==> flow/design.v <==
`default_nettype none
`timescale 1ns / 1ps
module register(
    input wire [4:0] R_Addr_A,
    input wire [4:0] R_Addr_B,
    input wire [4:0] W_Addr,
    input wire [31:0] W_Data,
    output wire [31:0] R_Data_A,
    output wire [31:0] R_Data_B,
    input wire CLK,
    input wire RST,
    input wire WE
    );
reg [31:0] r [0:31];
assign R_Data_A = r[R_Addr_A];
assign R_Data_B = r[R_Addr_B];
integer i;
always @ (posedge RST or posedge CLK)
begin
	if (RST) begin
		for (i = 0; i < 32; i = i + 1)
			r[i] <= 0;
	end else begin
		if (WE && W_Addr) r[W_Addr] <= W_Data;
	end
end
endmodule
`default_nettype none
`timescale 1ns / 1ps
module ALU(
    input wire [31:0] A,
    input wire [31:0] B,
    input wire [2:0] ALU_OP,
	input wire RST,
    output reg [31:0] F,
    output reg ZF,
    output reg OF
    );
always @* begin
	if (RST) begin
		F = 0;
		ZF = 0;
		OF = 0;
	end else begin
		case (ALU_OP)
			0: begin F = A & B; OF = 0; end
			1: begin F = A | B; OF = 0; end
			2: begin F = A ^ B; OF = 0; end
			3: begin F = ~(A | B); OF = 0; end
			4: begin {OF, F} = A + B; end
			5: begin {OF, F} = A - B; end
			6: begin F = A < B; OF = 0; end
			7: begin {OF, F} = B << A; end
			default: begin F = 0; OF = 0; end
		endcase
		ZF = F == 0 ? 1: 0;
	end
end
endmodule
`default_nettype none
`timescale 1ns / 1ps
module opt(
    input wire [5:0] OP,
    input wire [5:0] func,
    output reg WE,
    output reg [2:0] ALU_OP
    );
always @* begin
	ALU_OP = 3'b000;
	if (!OP) begin
		WE = 1;
		case (func)
			6'b100000: ALU_OP = 3'b100;
			6'b100010: ALU_OP = 3'b101;
			6'b100100: ALU_OP = 3'b000;
			6'b100101: ALU_OP = 3'b001;
			6'b100110: ALU_OP = 3'b010;
			6'b100111: ALU_OP = 3'b011;
			6'b101011: ALU_OP = 3'b110;
			6'b000100: ALU_OP = 3'b111;
		endcase
	end else begin
		WE = 0;
	end
end
endmodule
`default_nettype none
`timescale 1ns / 1ps
module CPU(
    input wire CLK,
    input wire RST,
	output wire [31:0]ALU_OUT,
	output wire ALU_OF,
	output wire ALU_ZF,
	output wire [31:0] dbg_inst,
	output wire [31:0] dbg_a,
    output wire [31:0] dbg_b,
	output wire [2:0] dbg_op,
	output wire reg_write_enable,
	output wire [31:0]alu_output,
	output wire [5:0] inst_addr,
	input wire [31:0] inst_data
    );
reg [31:0] PC;  
always @(posedge CLK or posedge RST)
begin
	if (RST) PC <= 0;
	else begin
		PC <= PC + 4;
	end
end
reg [31:0]inst_code;
always @(posedge CLK or posedge RST)
begin
	if (RST) inst_code <= 0;
	else inst_code <= inst_data;
end
assign dbg_inst = inst_code;
assign inst_addr = PC[7:2];
wire [5:0]op = inst_code[31:26];
wire [4:0]rs = inst_code[25:21];
wire [4:0]rt = inst_code[20:16];
wire [4:0]rd = inst_code[15:11];
wire [5:0]shamt = inst_code[10:6];
wire [5:0]func = inst_code[5:0];
wire [31:0]alu_input_A, alu_input_B;
register r(
	.R_Addr_A(rs),
	.R_Addr_B(rt),
	.W_Addr(rd),
	.R_Data_A(alu_input_A),
	.R_Data_B(alu_input_B),
	.W_Data(alu_output),
	.CLK(CLK),
	.RST(RST),
	.WE(reg_write_enable)
);
wire [2:0]alu_op;
wire alu_of, alu_zf;
opt o(
	.OP(op),
	.func(func),
	.ALU_OP(alu_op),
	.WE(reg_write_enable)
);
ALU a(
	.ALU_OP(alu_op),
	.A(alu_input_A),
	.B(alu_input_B),
	.F(alu_output),
	.OF(alu_of),
	.ZF(alu_zf),
	.RST(RST)
);
assign ALU_OUT = alu_output;
assign ALU_OF = alu_of;
assign ALU_ZF = alu_zf;
assign dbg_a = alu_input_A;
assign dbg_b = alu_input_B;
assign dbg_op = alu_op;
endmodule
Tool chain data of CPU
The steps from the RTL of CPU to its reports follow in flow order. Lines are those of the file above, counted from 1. Operators: Yosys type, input widths -> output width; for muxes data width and select width s. Library cell names are shortened. A cell with -- has no value.

Top module: CPU. Clock input: CLK. Standard-cell library: sky130hd. Timing corner: tt_025C_1v80.

Word level
Yosys after proc, flatten, opt, wreduce and memory -nomap, before mapping. Print and check cells are not counted. Equal cells are merged and count once.

For word-level cells the number is 202. The figure for bits in registers is 1088.

For equality and inequality tests the number is 107. Under shift operators stands 1. The entry for multiplexer cells reads 12. For magnitude comparators the number is 1. The entry for add/subtract/negate cells reads 3. Reductions and logical operators: 40. Under bitwise operators stands 4.

Operators with widths (count): $pmux 32 s32 (2); $pmux 32 s8 (1); $eq 5x5->1 const B (48); $eq 5x4->1 const B (24); $reduce_and 2->1 (32); $mux 32 (2); $eq 5x3->1 const B (12); $eq 6x6->1 const B (6); $add 32x32->33 (1); $sub 32x32->33 (1); $shl 32x32->33 (1); $add 32x3->32 const B (1); $lt 32x32->1 (1); $and 32x32->32 (1); $or 32x32->32 (1); $xor 32x32->32 (1); $not 32->32 (1); $logic_not 32->1 (1); $eq 5x2->1 const B (6); $pmux 3 s7 (1); $eq 5x1->1 const B (3); $logic_not 5->1 (3); $eq 3x3->1 const B (4); $eq 3x2->1 const B (2); $eq 6x3->1 const B (1); $logic_not 6->1 (1); $logic_and 1x5->1 (1); $reduce_or 5->1 (1).

Other operator kinds: 5; their cells: 8.

Longest topological paths
Depth = most cells in a row (Yosys ltp): at word level without a register or memory, in the mapped netlist without a sequential cell, where the memories' decode and read muxes count.

Under depth in word-level cells stands 9. The figure for ABC_AREA is 0. The entry for mapped depth reads 32. Under depth with buffers taken out stands 24.

After synthesis
Source: synth_stat.txt of the flow (Yosys; design flattened, memories mapped). It holds for the ABC_AREA given above (unset counts as 0); a run with the other value may have another netlist. The area totals of this step are shown rounded.

Cells by type (count): dfrtp_1 (1062); o21ai_0 (891); nand2_1 (1180); nand3_1 (660); a22oi_1 (339); clkbuf_1 (554); and3_1 (308); nand4_1 (212); ha_1 (98); nor2_1 (219); a2111oi_0 (86); mux2_2 (65); a21oi_1 (122); mux2i_1 (58); o21ai_1 (114); a22o_1 (60); buf_2 (102); inv_1 (124).

Other cell types: 85; their cells: 869.

For mapped area the number is 60100 sq um. Under standard cells after synthesis stands 7123. For sequential area the number is 26580 sq um. Flip-flop cells: 1062.

The figures by module come from a second, unflattened synthesis with its own total; it is not the netlist above.

For cell total of the unflattened synthesis the number is 5685. The figure for area total of the unflattened synthesis is 60950 sq um.

Rows give one instance, submodules left out.

Modules: register (times used 1, cells 4385, area 51440 sq um); ALU (times used 1, cells 1199, area 8112 sq um); CPU (times used 1, cells 81, area 1267 sq um); opt (times used 1, cells 20, area 132.6 sq um).

Path before layout
OpenSTA on the mapped netlist: ideal clock, no wires. The path of least setup slack (recovery checks aside). Input and output delay are each 20% of the period. Register names are those of the netlist, which keeps one name where synthesis merged equal registers.

Path kind: input port to output port. Start: input RST. End: output alu_output[27]. Launch time at the first pin: 2.400 ns. The entry for path buffers reads 4. The figure for slack is -28.147 ns. For period the number is 12.0 ns. Under data arrival time stands 37.747 ns. The figure for stages on the path is 6. The entry for input delay reads 2.400 ns. The figure for path delay is 35.347 ns. Under synthesis period reached stands 40.147 ns.

"path delay" = arrival - input delay + setup time. A path that ends at an output port has no setup time. "stages on the path" counts driving pins, that of a launching flip-flop among them; a cell with two outputs on the path counts twice. "synthesis period reached" is the clock period less the worst setup slack; recovery checks do not enter. This is arithmetic on one report: input and output delays are still those of the set period (20% each). Between the ends stands the longest chain of elaborated cells between them, by number of cells; it is not shown to be the way that was timed. Of several equally long chains one is given. A line is the first line of the expression or statement that the cell stems from. Yosys adds cells for indexed reads and writes and turns some case tables into memories.

Cells stage by stage: inv_1 buf_2 buf_1 and2_4 buf_6 buf_4. Cells in the longest elaborated chain: 2. Elaborated cells on any way between the ends: 2. Those cells by class: mux: 2.

Ends and longest elaborated chain, after synthesis: start: declaration (RTL line 91) `input wire RST,`; $mux 32 (2 in a row) (RTL line 40) `if (RST) begin`; end: declaration (RTL line 100) `output wire [31:0]alu_output,`.

Timing after layout
From the final timing report of flow run 1: the path of least setup slack in the routed layout; clock arrival at registers is part of the times.

Path kind: flip-flop to output port. Start: register inst_code[24]. End: output ALU_ZF. Under data arrival time stands 7.52 ns. The entry for path buffers reads 5. Launch time at the first pin: 0.70 ns. The figure for slack is -0.10 ns. The figure for stages on the path is 26. For period the number is 9.28 ns.

Between the ends stands the longest chain of elaborated cells between them, by number of cells; it is not shown to be the way that was timed. Of several equally long chains one is given.

Cells stage by stage: dfrtp_4 buf_2 nor3b_2 buf_12 and3_1 a2111oi_1 and4_1 a31oi_4 inv_1 ha_1 or4_4 nor2_2 nand2b_1 o31ai_4 a21oi_4 o311a_4 buf_4 o31ai_2 nor3_1 a2111o_1 o22a_1 nor4_2 nand4b_1 nor2_4 buf_4 dlygate4sd2_1. Cells in the longest elaborated chain: 9. Elaborated cells on any way between the ends: 46. Those cells by class: add/sub: 2; compare: 1; eq/ne: 31; shift: 1; mux: 5; logic: 4; reduce/logical: 2.

Ends and longest elaborated chain, post-layout: start: declaration (RTL line 112) `reg [31:0]inst_code;`; start: assignment (RTL line 115) `if (RST) inst_code <= 0;`; start: assignment (RTL line 116) `else inst_code <= inst_data;`; $eq 5x5->1 (RTL line 15) `assign R_Data_A = r[R_Addr_A];`; $pmux 32 s32 (RTL line 15); $or 32x32->32 (RTL line 49) `3: begin F = ~(A | B); OF = 0; end`; $not 32->32 (RTL line 49); $pmux 32 s8 (RTL line 45) `case (ALU_OP)`; $mux 32 (RTL line 40) `if (RST) begin`; $logic_not 32->1 (RTL line 56) `ZF = F == 0 ? 1: 0;`; $mux 1 (RTL line 56); $mux 1 (RTL line 40); end: declaration (RTL line 94) `output wire ALU_ZF,`.

Wiki page: CPU / flow data

Record of 2 stored runs of the RTL-to-layout flow on CPU, platform sky130hd. The runs are unordered. Constraints: input delay and output delay 20% of the set period each, output load 0.01 pF. "achieved period" = clock period - worst setup slack. The figure is calculated, with input and output delays left at 20% of the set period. By "worst path time" is meant the share of the clock period that the worst setup path is allowed (20% is reserved at inputs, 20% at outputs), minus its slack. Clock arrival times at its registers enter into it. "total design power" rests on the timing tool's default activity at the inputs, not on a simulated workload. Values from the reports are rounded here.

Files of flow run 1:
==> flow/run.sh <==
#!/bin/bash
# the make line also repeats the synthesis and layout settings of config.mk as NAME=value (left out here)
make -C /OpenROAD-flow-scripts/flow DESIGN_CONFIG=/design/flow/config.mk WORK_HOME=/design/flow/orfs CLKGATE_MAP_FILE= finish
==> flow/config.mk <==
export PLATFORM = sky130hd
export DESIGN_NAME = CPU
export DESIGN_NICKNAME = CPU
export VERILOG_FILES = /design/flow/design.v
export SDC_FILE = /design/flow/constraint.sdc
export NUM_CORES = 4
export LEC_CHECK = 0
export CAP_MARGIN = 20
export CELL_PAD_IN_SITES_GLOBAL_PLACEMENT = 2
export CORE_MARGIN = 9
export CORE_UTILIZATION = 31
export CTS_CLUSTER_DIAMETER = 304
export CTS_CLUSTER_SIZE = 82
export GPL_ROUTABILITY_DRIVEN = 1
export GPL_TIMING_DRIVEN = 1
export HOLD_SLACK_MARGIN = 0.27
export MIN_ROUTING_LAYER = met1
export SLEW_MARGIN = 20
==> flow/constraint.sdc <==
create_clock -name core_clock -period 9.28 [get_ports {CLK}]
set_input_delay 1.8560 -clock core_clock [delete_from_list [all_inputs] [get_ports {CLK}]]
set_output_delay 1.8560 -clock core_clock [all_outputs]
set_load 0.01 [all_outputs]

Results of flow run 1. For the sum of negative setup slack the run shows -0.255 ns. For the worst-case hold slack the run shows 0.435 ns. For the mapped cell area after synthesis the run shows 60100 sq um. The standard-cell area after layout reads 70720 sq um. The worst path time is 7.52 ns. Class of the worst setup path: flip-flop to output port. The achieved period is 9.380 ns. For the utilization the run shows 36.7 %. The setup slack of the worst path is -0.100 ns. The total design power stands at 0.01082 W. The die outline area comes to 210100 sq um.

Files of flow run 2:
==> flow/run.sh <==
#!/bin/bash
# the make line also repeats the synthesis and layout settings of config.mk as NAME=value (left out here)
make -C /OpenROAD-flow-scripts/flow DESIGN_CONFIG=/design/flow/config.mk WORK_HOME=/design/flow/orfs CLKGATE_MAP_FILE= finish
==> flow/config.mk <==
export PLATFORM = sky130hd
export DESIGN_NAME = CPU
export DESIGN_NICKNAME = CPU
export VERILOG_FILES = /design/flow/design.v
export SDC_FILE = /design/flow/constraint.sdc
export NUM_CORES = 4
export LEC_CHECK = 0
export CAP_MARGIN = 20
export CELL_PAD_IN_SITES_GLOBAL_PLACEMENT = 3
export CORE_MARGIN = 2
export CORE_UTILIZATION = 43
export CTS_CLUSTER_DIAMETER = 233
export GPL_ROUTABILITY_DRIVEN = 1
export MIN_ROUTING_LAYER = met2
export SLEW_MARGIN = 20
==> flow/constraint.sdc <==
create_clock -name core_clock -period 12.0 [get_ports {CLK}]
set_input_delay 2.4000 -clock core_clock [delete_from_list [all_inputs] [get_ports {CLK}]]
set_output_delay 2.4000 -clock core_clock [all_outputs]
set_load 0.01 [all_outputs]

Outcome of flow run 2: incomplete, routing halted on GRT-0116.
